==> flow/design.v <==
package calc_pkg;
    typedef struct packed {
        logic on;
        logic off;
        logic mem_rc;
        logic mem_sub;
        logic mem_add;
        logic op_percent;
        logic op_sqrt;
        logic op_div;
        logic op_mul;
        logic op_sub;
        logic op_add;
        logic op_eq;
        logic dot;
        logic num_1;
        logic num_2;
        logic num_3;
        logic num_4;
        logic num_5;
        logic num_6;
        logic num_7;
        logic num_8;
        logic num_9;
        logic num_0;
    } buttons_t;
    typedef enum logic [4:0] {
        B_NONE,          
        B_ON,            
        B_OFF,           
        B_MEM_RC,        
        B_MEM_SUB,       
        B_MEM_ADD,       
        B_OP_PERCENT,    
        B_OP_SQRT,       
        B_OP_DIV,        
        B_OP_MUL,        
        B_OP_SUB,        
        B_OP_ADD,        
        B_OP_EQ,         
        B_DOT,           
        B_NUM_1,         
        B_NUM_2,         
        B_NUM_3,         
        B_NUM_4,         
        B_NUM_5,         
        B_NUM_6,         
        B_NUM_7,         
        B_NUM_8,         
        B_NUM_9,         
        B_NUM_0,         
        B_UNKNOWN        
    } active_button_t;
    function automatic logic isNumberButton(active_button_t active_button);
        isNumberButton = ((active_button >= calc_pkg::B_NUM_1) && (active_button <= calc_pkg::B_NUM_0));
    endfunction
    function automatic logic isOpButton(active_button_t active_button);
        isOpButton = ((active_button >= calc_pkg::B_OP_DIV) && (active_button <= calc_pkg::B_OP_ADD));
    endfunction
    function automatic logic isEqButton(active_button_t active_button);
        isEqButton = (active_button == calc_pkg::B_OP_EQ);
    endfunction
    function automatic logic isDotButton(active_button_t active_button);
        isDotButton = (active_button == calc_pkg::B_DOT);
    endfunction
    typedef logic [3:0] bcd_t;
    function automatic logic [6:0] bcd2segments(bcd_t bcd);
        unique case (bcd)
            4'd0: bcd2segments = 7'b1111110;
            4'd1: bcd2segments = 7'b0110000;
            4'd2: bcd2segments = 7'b1101101;
            4'd3: bcd2segments = 7'b1111001;
            4'd4: bcd2segments = 7'b0110011;
            4'd5: bcd2segments = 7'b1011011;
            4'd6: bcd2segments = 7'b1011111;
            4'd7: bcd2segments = 7'b1110000;
            4'd8: bcd2segments = 7'b1111111;
            4'd9: bcd2segments = 7'b1111011;
            default: bcd2segments = 7'bxxxxxxx;
        endcase
    endfunction
    typedef enum logic [1:0] {
        OP_NONE,
        OP_ADD,
        OP_MUL,
        OP_DIV
    } op_t;
    function automatic op_t button2op(active_button_t active_button);
        unique case (active_button)
            calc_pkg::B_OP_DIV: button2op = calc_pkg::OP_DIV;
            calc_pkg::B_OP_MUL: button2op = calc_pkg::OP_MUL;
            calc_pkg::B_OP_SUB: button2op = calc_pkg::OP_ADD;
            calc_pkg::B_OP_ADD: button2op = calc_pkg::OP_ADD;
            default: button2op = calc_pkg::OP_NONE;
        endcase
    endfunction
    function automatic bcd_t button2bcd(active_button_t active_button);
        unique case (active_button)
            calc_pkg::B_NUM_1: button2bcd = 1;
            calc_pkg::B_NUM_2: button2bcd = 2;
            calc_pkg::B_NUM_3: button2bcd = 3;
            calc_pkg::B_NUM_4: button2bcd = 4;
            calc_pkg::B_NUM_5: button2bcd = 5;
            calc_pkg::B_NUM_6: button2bcd = 6;
            calc_pkg::B_NUM_7: button2bcd = 7;
            calc_pkg::B_NUM_8: button2bcd = 8;
            calc_pkg::B_NUM_9: button2bcd = 9;
            calc_pkg::B_NUM_0: button2bcd = 0;
            default: button2bcd = 0;
        endcase
    endfunction
    parameter NumDigits = 8;
    typedef logic unsigned [$clog2(NumDigits)-1:0] exponent_t;
    typedef struct packed {
        logic error;
        logic sign;
        exponent_t exponent;
        bcd_t [NumDigits-1:0] significand;
    } num_t;
    function automatic num_t neg(num_t num);
        neg = num;
        neg.sign = !num.sign;
    endfunction
endpackage
module alu_add (
    input   logic           clk_i,
    input   logic           rst_i,
    input   logic [36:0]    left_i,      
    input   logic [36:0]    right_i,     
    output  logic           in_ready_o,
    input   logic           in_valid_i,
    output  logic [36:0]    result_o,    
    input   logic           out_ready_i,
    output  logic           out_valid_o
);
typedef enum logic [1:0] {
    S_IDLE,
    S_NORMALIZE,
    S_ADD,
    S_RENORMALIZE
} state_t;
state_t state_d, state_q;
logic [$clog2(calc_pkg::NumDigits):0] counter_d, counter_q;
logic in_ready_d, in_ready_q;
logic out_valid_d, out_valid_q;
assign out_valid_o = out_valid_q;
assign in_ready_o = in_ready_q;
calc_pkg::num_t left_d, left_q;
calc_pkg::num_t right_d, right_q;
calc_pkg::num_t result_d, result_q;
calc_pkg::bcd_t result_extra_d, result_extra_q;
logic carryborrow_d, carryborrow_q;
assign result_o = out_valid_q ? result_q : '0;
logic [4:0] nibble_sum;
always_comb begin
    nibble_sum = 'x;
    carryborrow_d = carryborrow_q;
    if (state_q != S_ADD) begin
        carryborrow_d = 0;
    end else if (left_q.sign == right_q.sign) begin
        nibble_sum =
            left_q.significand[counter_q]
            + right_q.significand[counter_q]
            + 4'(carryborrow_q);
        if (nibble_sum >= 10) begin
            nibble_sum += 6;
        end
        carryborrow_d = nibble_sum[4];
    end else begin
        if (left_q.significand > right_q.significand) begin
            nibble_sum =
                6'(left_q.significand[counter_q])
                - 6'(right_q.significand[counter_q])
                - 6'(carryborrow_q);
        end else begin
            nibble_sum =
                6'(right_q.significand[counter_q])
                - 6'(left_q.significand[counter_q])
                - 6'(carryborrow_q);
        end
        carryborrow_d = nibble_sum[4];
        if ($signed(nibble_sum) < 0) begin
            nibble_sum += 10;
        end
    end
end
always_comb begin
    state_d = state_q;
    out_valid_d = out_valid_q;
    in_ready_d = in_ready_q;
    counter_d = counter_q;
    left_d = left_q;
    right_d = right_q;
    result_d = result_q;
    result_extra_d = result_extra_q;
    unique case (state_q)
        S_IDLE: begin
            result_d = '0;
            if (in_valid_i) begin
                left_d = left_i;
                right_d = right_i;
                state_d = S_NORMALIZE;
                in_ready_d = 0;
            end
        end
        S_NORMALIZE: begin
            if (left_q.exponent < right_q.exponent) begin
                left_d.significand = (left_q.significand >> 4);
                left_d.exponent++;
            end else if (left_q.exponent > right_q.exponent) begin
                right_d.significand = (right_q.significand >> 4);
                right_d.exponent++;
            end else begin
                state_d = S_ADD;
                counter_d = 0;
            end
        end
        S_ADD: begin
            result_d.exponent = left_q.exponent;
            if (left_q.sign == right_q.sign) begin
                result_extra_d = carryborrow_d;
            end
            if (left_q.significand > right_q.significand) begin
                result_d.sign = left_q.sign;
            end else begin
                result_d.sign = right_q.sign;
            end
            result_d.significand[counter_q] = 4'(nibble_sum);
            counter_d++;
            if (counter_d == calc_pkg::NumDigits) begin
                state_d = S_RENORMALIZE;
            end
        end
        S_RENORMALIZE: begin
            if (result_extra_q != '0) begin  
                result_extra_d = '0;
                result_d.significand = ({result_extra_q, result_q.significand} >> 4);
                result_d.exponent++;
                if (result_d.exponent == 0)
                    result_d.error = 1;
            end else if ((result_q.exponent != 0) && (result_q.significand[calc_pkg::NumDigits-1] == 0)) begin  
                result_d.significand = (result_q.significand << 4);
                result_d.exponent--;
            end else begin  
                out_valid_d = 1;
                if (result_d.significand == 0)
                    result_d.sign = 0;
                if (out_valid_q && out_ready_i) begin
                    state_d = S_IDLE;
                    out_valid_d = 0;
                    in_ready_d = 1;
                    result_d = '0;
                end
            end
        end
    endcase
end
always_ff @(posedge clk_i) begin
    if (rst_i) begin
        state_q <= S_IDLE;
        out_valid_q <= 0;
        in_ready_q <= 1;
        counter_q <= '0;
        left_q <= '0;
        right_q <= '0;
        result_q <= '0;
        result_extra_q <= '0;
        carryborrow_q <= 0;
    end else begin
        state_q <= state_d;
        out_valid_q <= out_valid_d;
        in_ready_q <= in_ready_d;
        counter_q <= counter_d;
        left_q <= left_d;
        right_q <= right_d;
        result_q <= result_d;
        result_extra_q <= result_extra_d;
        carryborrow_q <= carryborrow_d;
    end
end
endmodule
Ticket comment

Tool chain data of alu_add
Module alu_add before and after one edit of its RTL, step after step. "original" refers to lines of the RTL above, "edited" to lines of the edited file. "difference": "edited" minus "original" as printed here. "rel. change": 100 x difference / "original". A cell with n/a has no value.

Design top: alu_add. Clock input: clk_i. Standard-cell library: sky130hd. Library corner: tt_025C_1v80.

Edit of the RTL
Unified diff, file above to edited file. The edit is scripted: it alters the design's behaviour and was not made to optimise anything.

```diff
@@ -110,5 +110,5 @@
         endcase
     endfunction
-    parameter NumDigits = 8;
+    parameter NumDigits = 6;
     typedef logic unsigned [$clog2(NumDigits)-1:0] exponent_t;
     typedef struct packed {
```

Word level
Source: Yosys, flattened and elaborated, memories not mapped. Widths are those after wreduce. Registers that Yosys merges into a memory's read port (data or address) are not register bits. Print and check cells do not count. Equal cells are merged and count once.

Cells by class: add/subtract/negate cells (original 14, edited 14, difference 0, rel. change 0.00%); bitwise logic cells (original 10, edited 10, difference 0, rel. change 0.00%); reductions and logical operators (original 25, edited 25, difference 0, rel. change 0.00%); muxes and demuxes (original 59, edited 59, difference 0, rel. change 0.00%); equality and inequality tests (original 22, edited 22, difference 0, rel. change 0.00%); magnitude comparators (original 5, edited 5, difference 0, rel. change 0.00%); shift operators (original 4, edited 4, difference 0, rel. change 0.00%).

Operator list: 32-bit two-way mux (original 4, edited 0, difference -4, rel. change -100.00%); 24-bit two-way mux (original 0, edited 4, difference +4); 36-bit two-way mux (original 2, edited 0, difference -2, rel. change -100.00%); 37-bit two-way mux (original 2, edited 0, difference -2, rel. change -100.00%); 35-bit parallel mux with 2-bit select (original 2, edited 0, difference -2, rel. change -100.00%); 32-bit by 7-bit variable part select with 4-bit output (original 2, edited 0, difference -2, rel. change -100.00%); 28-bit two-way mux (original 0, edited 2, difference +2); 29-bit two-way mux (original 0, edited 2, difference +2); 27-bit parallel mux with 2-bit select (original 0, edited 2, difference +2); 24-bit by 7-bit variable part select with 4-bit output (original 0, edited 2, difference +2); 32-bit AND (original 1, edited 0, difference -1, rel. change -100.00%); 4-bit equality test (second input constant) (original 1, edited 0, difference -1, rel. change -100.00%); 32-bit > comparator (original 1, edited 0, difference -1, rel. change -100.00%); 32-bit logical NOT (original 1, edited 0, difference -1, rel. change -100.00%); 35-bit two-way mux (original 1, edited 0, difference -1, rel. change -100.00%); 32-bit NOT (original 1, edited 0, difference -1, rel. change -100.00%); 32-bit bitwise OR (original 1, edited 0, difference -1, rel. change -100.00%); 32-bit parallel mux with 3-bit select (original 1, edited 0, difference -1, rel. change -100.00%); 4-bit by 33-bit variable shift with 32-bit output (original 1, edited 0, difference -1, rel. change -100.00%); 4-bit by 33-bit variable shift with 32-bit output (first input constant) (original 1, edited 0, difference -1, rel. change -100.00%); 24-bit AND (original 0, edited 1, difference +1); 4-bit by 3-bit equality test with 1-bit output (second input constant) (original 0, edited 1, difference +1); 24-bit > comparator (original 0, edited 1, difference +1); 24-bit logical NOT (original 0, edited 1, difference +1); 27-bit two-way mux (original 0, edited 1, difference +1); 24-bit NOT (original 0, edited 1, difference +1); 24-bit bitwise OR (original 0, edited 1, difference +1); 24-bit parallel mux with 3-bit select (original 0, edited 1, difference +1).

Not every row of either side is listed.

Storage and ports: flip-flop bits (word level) (original 122, edited 98, difference -24, rel. change -19.67%); cells after elaboration (original 152, edited 152, difference 0, rel. change 0.00%); output and inout port bits (original 39, edited 39, difference 0, rel. change 0.00%); input port bits (original 78, edited 78, difference 0, rel. change 0.00%).

Logic depth
Depth = most cells in a row (Yosys ltp): at word level without a register or memory, in the mapped netlist without a sequential cell, where the memories' decode and read muxes count.

Logic depth: depth after elaboration (original 13, edited 13, difference 0, rel. change 0.00%); ABC_AREA (original 0, edited 0); depth in mapped cells (original 19, edited 21, difference +2, rel. change +10.53%); gate-level depth less buffers (original 17, edited 18, difference +1, rel. change +5.88%).

Synthesis result
Source: synth_stat.txt of the flow (Yosys; design flattened, memories mapped). It holds for the ABC_AREA given above (unset counts as 0); a run with the other value may have another netlist.

Mapped netlist: chip area (Yosys) (um^2) (original 8692.1, edited 6916.6, difference -1775.5, rel. change -20.43%); mapped flip-flops (original 121, edited 97, difference -24, rel. change -19.83%); cells in the netlist (original 1028, edited 845, difference -183, rel. change -17.80%); sequential part of the area (um^2) (original 2422.3, edited 1941.9, difference -480.4, rel. change -19.83%); buffer cells (original 67, edited 59, difference -8, rel. change -11.94%).

Cell types: sky130_fd_sc_hd__dfxtp_1 (original 121, edited 97, difference -24, rel. change -19.83%); sky130_fd_sc_hd__a211oi_1 (original 72, edited 50, difference -22, rel. change -30.56%); sky130_fd_sc_hd__nor2_1 (original 114, edited 100, difference -14, rel. change -12.28%); sky130_fd_sc_hd__inv_1 (original 68, edited 54, difference -14, rel. change -20.59%); sky130_fd_sc_hd__nand2_1 (original 68, edited 55, difference -13, rel. change -19.12%); sky130_fd_sc_hd__mux2i_1 (original 62, edited 49, difference -13, rel. change -20.97%); sky130_fd_sc_hd__and2_1 (original 42, edited 32, difference -10, rel. change -23.81%); sky130_fd_sc_hd__nand2b_1 (original 17, edited 7, difference -10, rel. change -58.82%); sky130_fd_sc_hd__ha_1 (original 60, edited 51, difference -9, rel. change -15.00%); sky130_fd_sc_hd__o41ai_1 (original 9, edited 0, difference -9, rel. change -100.00%); sky130_fd_sc_hd__mux2_2 (original 1, edited 10, difference +9, rel. change +900.00%); sky130_fd_sc_hd__mux4_2 (original 16, edited 8, difference -8, rel. change -50.00%); sky130_fd_sc_hd__o21ai_1 (original 9, edited 1, difference -8, rel. change -88.89%); sky130_fd_sc_hd__a21oi_1 (original 57, edited 50, difference -7, rel. change -12.28%); sky130_fd_sc_hd__xnor2_1 (original 16, edited 9, difference -7, rel. change -43.75%); sky130_fd_sc_hd__buf_2 (original 10, edited 3, difference -7, rel. change -70.00%); sky130_fd_sc_hd__buf_4 (original 2, edited 9, difference +7, rel. change +350.00%); sky130_fd_sc_hd__o22ai_1 (original 0, edited 7, difference +7).

Not every row of either side is listed.

Timing after synthesis
Path of least setup slack by OpenSTA after synthesis, without wires, with an ideal clock, recovery checks aside; 20% of the period is set as input and as output delay. Where synthesis merged equal registers, the netlist keeps one of their names.

Path after synthesis: path type (original flip-flop to flip-flop, edited flip-flop to flip-flop); start point (original reg counter_q[0], edited reg counter_q[0]); end point (original reg result_q, edited reg result_q); driving pins on the path (original 18, edited 17, difference -1, rel. change -5.56%); period (ns) (original 10.0, edited 10.0, difference 0.0, rel. change 0.00%); data required time (ns) (original 9.884, edited 9.907, difference +0.023, rel. change +0.23%); launch time at the first pin (ns) (original 0.000, edited 0.000, difference 0.000); setup time (ns) (original 0.116, edited 0.093, difference -0.023); path slack (ns) (original 5.882, edited 5.510, difference -0.372); delay of the path (ns) (original 4.118, edited 4.491, difference +0.373, rel. change +9.06%); arrival (ns) (original 4.002, edited 4.398, difference +0.396, rel. change +9.90%); path buffers (original 2, edited 2, difference 0, rel. change 0.00%); period reached after synthesis (ns) (original 4.118, edited 4.49, difference +0.372, rel. change +9.03%).

"delay of the path" is the arrival time less input delay plus setup time. "driving pins on the path": output pins that drive a net of the path, with the launching flip-flop's if there is one; two outputs of one cell count as two. "period reached after synthesis" = period - worst setup slack (recovery checks aside). The figure is calculated, with input and output delays left at 20% of the set period. An end named without its bit number is one bit of that signal or, where synthesis recoded a state register, one of its new flip-flops. Between the ends stands the longest chain of elaborated cells between them, by number of cells; it is not shown to be the way that was timed. Of several equally long chains one is given. A line is the first line of the expression or statement that the cell stems from. Yosys adds cells for indexed reads and writes and turns some case tables into memories.

On the way, after synthesis, original:
Cell sequence: sky130_fd_sc_hd__dfxtp_1 -> sky130_fd_sc_hd__buf_4 -> sky130_fd_sc_hd__buf_4 -> sky130_fd_sc_hd__mux4_2 -> sky130_fd_sc_hd__nand2_1 -> sky130_fd_sc_hd__nand2_1 -> sky130_fd_sc_hd__nand2_1 -> sky130_fd_sc_hd__inv_1 -> sky130_fd_sc_hd__fa_1 -> sky130_fd_sc_hd__inv_1 -> sky130_fd_sc_hd__fa_1 -> sky130_fd_sc_hd__ha_1 -> sky130_fd_sc_hd__inv_1 -> sky130_fd_sc_hd__a2111oi_2 -> sky130_fd_sc_hd__a211oi_2 -> sky130_fd_sc_hd__mux2i_4 -> sky130_fd_sc_hd__o21ai_0 -> sky130_fd_sc_hd__a41o_1. The figure for cells in the longest elaborated chain is 13. The entry for elaborated cells on any way between the ends reads 26. Those cells by class: 9 x add/sub; 2 x compare; 4 x shift; 8 x mux; 3 x logic.

Ends and longest elaborated chain, after synthesis, original: from (decl) (line 143) `logic [$clog2(calc_pkg::NumDigits):0] counter_d, counter_q;`; from (assign) (line 263) `counter_q <= '0;`; from (assign) (line 273) `counter_q <= counter_d;`; 32-bit by 7-bit variable part select with 4-bit output (line 177) `6'(right_q.significand[counter_q])`; 4-bit by 4-bit subtractor with 5-bit output (line 177); 5-bit by 2-bit subtractor with 5-bit output (line 177); 5-bit two-way mux (line 170) `if (left_q.significand > right_q.significand) begin`; 5-bit two-way mux (line 160) `end else if (left_q.sign == right_q.sign) begin`; 5-bit two-way mux (line 158) `if (state_q != S_ADD) begin`; 4-bit adder (line 183) `nibble_sum += 10;`; 4-bit two-way mux (line 182) `if ($signed(nibble_sum) < 0) begin`; 4-bit two-way mux (line 160); 4-bit two-way mux (line 158); 4-bit by 33-bit variable shift with 32-bit output (line 228) `result_d.significand[counter_q] = 4'(nibble_sum);`; 32-bit bitwise OR (line 228); 32-bit parallel mux with 3-bit select (line 196) `unique case (state_q)`; to (assign) (line 266) `result_q <= '0;`; to (assign) (line 276) `result_q <= result_d;`; to (decl) (line 150) `calc_pkg::num_t result_d, result_q;`.

On the way, after synthesis, edited:
Cell sequence: sky130_fd_sc_hd__dfxtp_1 -> sky130_fd_sc_hd__buf_6 -> sky130_fd_sc_hd__clkbuf_1 -> sky130_fd_sc_hd__mux4_2 -> sky130_fd_sc_hd__a22oi_1 -> sky130_fd_sc_hd__or2_2 -> sky130_fd_sc_hd__inv_1 -> sky130_fd_sc_hd__fa_1 -> sky130_fd_sc_hd__fa_1 -> sky130_fd_sc_hd__mux2_2 -> sky130_fd_sc_hd__ha_1 -> sky130_fd_sc_hd__o31ai_1 -> sky130_fd_sc_hd__xor2_1 -> sky130_fd_sc_hd__mux2_2 -> sky130_fd_sc_hd__a21oi_2 -> sky130_fd_sc_hd__or3_4 -> sky130_fd_sc_hd__o32ai_1. The figure for cells in the longest elaborated chain is 13. The entry for elaborated cells on any way between the ends reads 26. Those cells by class: 9 x add/sub; 2 x compare; 4 x shift; 8 x mux; 3 x logic.

Ends and longest elaborated chain, after synthesis, edited: from (decl) (line 143) `logic [$clog2(calc_pkg::NumDigits):0] counter_d, counter_q;`; from (assign) (line 263) `counter_q <= '0;`; from (assign) (line 273) `counter_q <= counter_d;`; 24-bit by 7-bit variable part select with 4-bit output (line 177) `6'(right_q.significand[counter_q])`; 4-bit by 4-bit subtractor with 5-bit output (line 177); 5-bit by 2-bit subtractor with 5-bit output (line 177); 5-bit two-way mux (line 170) `if (left_q.significand > right_q.significand) begin`; 5-bit two-way mux (line 160) `end else if (left_q.sign == right_q.sign) begin`; 5-bit two-way mux (line 158) `if (state_q != S_ADD) begin`; 4-bit adder (line 183) `nibble_sum += 10;`; 4-bit two-way mux (line 182) `if ($signed(nibble_sum) < 0) begin`; 4-bit two-way mux (line 160); 4-bit two-way mux (line 158); 4-bit by 33-bit variable shift with 24-bit output (line 228) `result_d.significand[counter_q] = 4'(nibble_sum);`; 24-bit bitwise OR (line 228); 24-bit parallel mux with 3-bit select (line 196) `unique case (state_q)`; to (assign) (line 266) `result_q <= '0;`; to (assign) (line 276) `result_q <= result_d;`; to (decl) (line 150) `calc_pkg::num_t result_d, result_q;`.

Worst path after layout
From the final timing report of the runs of pair A: the path of least setup slack in the routed layout; clock arrival at registers is part of the times.

Path after layout: path type (original flip-flop to flip-flop, edited flip-flop to flip-flop); start point (original reg counter_q[0], edited reg counter_q[0]); end point (original reg result_q, edited reg result_q); path buffers (original 1, edited 1, difference 0, rel. change 0.00%); driving pins on the path (original 16, edited 16, difference 0, rel. change 0.00%); arrival (ns) (original 4.64, edited 4.59, difference -0.05, rel. change -1.08%); period (ns) (original 4.76, edited 4.76, difference 0.00, rel. change 0.00%); path slack (ns) (original 0.43, edited 0.43, difference 0.00); launch time at the first pin (ns) (original 0.41, edited 0.35, difference -0.06, rel. change -14.63%); setup time (ns) (original 0.10, edited 0.09, difference -0.01); data required time (ns) (original 5.07, edited 5.02, difference -0.05, rel. change -0.99%).

An end named without its bit number is one bit of that signal or, where synthesis recoded a state register, one of its new flip-flops. Between the ends stands the longest chain of elaborated cells between them, by number of cells; it is not shown to be the way that was timed. Of several equally long chains one is given.

On the way, after layout, original:
Cell sequence: sky130_fd_sc_hd__dfxtp_1 -> sky130_fd_sc_hd__buf_12 -> sky130_fd_sc_hd__mux4_2 -> sky130_fd_sc_hd__nand2_1 -> sky130_fd_sc_hd__nand2_1 -> sky130_fd_sc_hd__nand2_1 -> sky130_fd_sc_hd__inv_1 -> sky130_fd_sc_hd__fa_1 -> sky130_fd_sc_hd__inv_1 -> sky130_fd_sc_hd__fa_1 -> sky130_fd_sc_hd__nor3b_1 -> sky130_fd_sc_hd__a2111oi_2 -> sky130_fd_sc_hd__a211oi_2 -> sky130_fd_sc_hd__mux2i_4 -> sky130_fd_sc_hd__o21ai_0 -> sky130_fd_sc_hd__a41o_1. The figure for cells in the longest elaborated chain is 13. The entry for elaborated cells on any way between the ends reads 26. Those cells by class: 9 x add/sub; 2 x compare; 4 x shift; 8 x mux; 3 x logic.

Ends and longest elaborated chain, after layout, original: from (decl) (line 143) `logic [$clog2(calc_pkg::NumDigits):0] counter_d, counter_q;`; from (assign) (line 263) `counter_q <= '0;`; from (assign) (line 273) `counter_q <= counter_d;`; 32-bit by 7-bit variable part select with 4-bit output (line 177) `6'(right_q.significand[counter_q])`; 4-bit by 4-bit subtractor with 5-bit output (line 177); 5-bit by 2-bit subtractor with 5-bit output (line 177); 5-bit two-way mux (line 170) `if (left_q.significand > right_q.significand) begin`; 5-bit two-way mux (line 160) `end else if (left_q.sign == right_q.sign) begin`; 5-bit two-way mux (line 158) `if (state_q != S_ADD) begin`; 4-bit adder (line 183) `nibble_sum += 10;`; 4-bit two-way mux (line 182) `if ($signed(nibble_sum) < 0) begin`; 4-bit two-way mux (line 160); 4-bit two-way mux (line 158); 4-bit by 33-bit variable shift with 32-bit output (line 228) `result_d.significand[counter_q] = 4'(nibble_sum);`; 32-bit bitwise OR (line 228); 32-bit parallel mux with 3-bit select (line 196) `unique case (state_q)`; to (assign) (line 266) `result_q <= '0;`; to (assign) (line 276) `result_q <= result_d;`; to (decl) (line 150) `calc_pkg::num_t result_d, result_q;`.

On the way, after layout, edited:
Cell sequence: sky130_fd_sc_hd__dfxtp_1 -> sky130_fd_sc_hd__buf_4 -> sky130_fd_sc_hd__mux2_2 -> sky130_fd_sc_hd__a22oi_1 -> sky130_fd_sc_hd__or2_2 -> sky130_fd_sc_hd__inv_1 -> sky130_fd_sc_hd__fa_1 -> sky130_fd_sc_hd__fa_1 -> sky130_fd_sc_hd__mux2_2 -> sky130_fd_sc_hd__ha_1 -> sky130_fd_sc_hd__o31ai_1 -> sky130_fd_sc_hd__xor2_1 -> sky130_fd_sc_hd__mux2_2 -> sky130_fd_sc_hd__a21oi_2 -> sky130_fd_sc_hd__or3_4 -> sky130_fd_sc_hd__o32ai_1. The figure for cells in the longest elaborated chain is 13. The entry for elaborated cells on any way between the ends reads 26. Those cells by class: 9 x add/sub; 2 x compare; 4 x shift; 8 x mux; 3 x logic.

Ends and longest elaborated chain, after layout, edited: from (decl) (line 143) `logic [$clog2(calc_pkg::NumDigits):0] counter_d, counter_q;`; from (assign) (line 263) `counter_q <= '0;`; from (assign) (line 273) `counter_q <= counter_d;`; 24-bit by 7-bit variable part select with 4-bit output (line 177) `6'(right_q.significand[counter_q])`; 4-bit by 4-bit subtractor with 5-bit output (line 177); 5-bit by 2-bit subtractor with 5-bit output (line 177); 5-bit two-way mux (line 170) `if (left_q.significand > right_q.significand) begin`; 5-bit two-way mux (line 160) `end else if (left_q.sign == right_q.sign) begin`; 5-bit two-way mux (line 158) `if (state_q != S_ADD) begin`; 4-bit adder (line 183) `nibble_sum += 10;`; 4-bit two-way mux (line 182) `if ($signed(nibble_sum) < 0) begin`; 4-bit two-way mux (line 160); 4-bit two-way mux (line 158); 4-bit by 33-bit variable shift with 24-bit output (line 228) `result_d.significand[counter_q] = 4'(nibble_sum);`; 24-bit bitwise OR (line 228); 24-bit parallel mux with 3-bit select (line 196) `unique case (state_q)`; to (assign) (line 266) `result_q <= '0;`; to (assign) (line 276) `result_q <= result_d;`; to (decl) (line 150) `calc_pkg::num_t result_d, result_q;`.

Layout results
Both versions went through the flow (Yosys, OpenROAD) with the same settings in each pair. Constraints: input delay and output delay 20% of the set period each, output load 0.01 pF.

Flow settings, pair A:
Under CORE_UTILIZATION stands 40. Under period_ns stands 4.76. CAP_MARGIN: 20. The figure for CORE_MARGIN is 2. The figure for SLEW_MARGIN is 20.

Measured results, pair A: cell area after synthesis (um^2) (original 8692.1, edited 6916.6, difference -1775.5, rel. change -20.43%); standard-cell area after layout (um^2) (original 10684.0, edited 8246.7, difference -2437.3, rel. change -22.81%); achieved period (ns) (original 4.334, edited 4.329, difference -0.005, rel. change -0.12%); total die area (um^2) (original 22925.0, edited 18358.9, difference -4566.1, rel. change -19.92%); setup slack of the critical path (ns) (original 0.426, edited 0.431, difference +0.005).

Flow settings, pair B:
CAP_MARGIN: 20. The figure for CORE_ASPECT_RATIO is 1.7. Under CORE_UTILIZATION stands 55. The figure for CTS_CLUSTER_SIZE is 89. GPL_ROUTABILITY_DRIVEN: 1. Under GPL_TIMING_DRIVEN stands 0. The figure for PLACE_DENSITY_LB_ADDON is 0.3. The entry for SETUP_SLACK_MARGIN reads 1.51. Under TNS_END_PERCENT stands 20. Under period_ns stands 7.17. The figure for CORE_MARGIN is 2. The figure for SLEW_MARGIN is 20.

Measured results, pair B: cell area after synthesis (um^2) (original 8692.1, edited 6916.6, difference -1775.5, rel. change -20.43%); standard-cell area after layout (um^2) (original 10592.7, edited 8374.3, difference -2218.4, rel. change -20.94%); achieved period (ns) (original 5.210, edited 5.207, difference -0.003, rel. change -0.06%); total die area (um^2) (original 16860.7, edited 13520.9, difference -3339.8, rel. change -19.81%); setup slack of the critical path (ns) (original 1.960, edited 1.963, difference +0.003).

"achieved period" = clock period - worst setup slack. The figure is calculated, with input and output delays left at 20% of the set period.
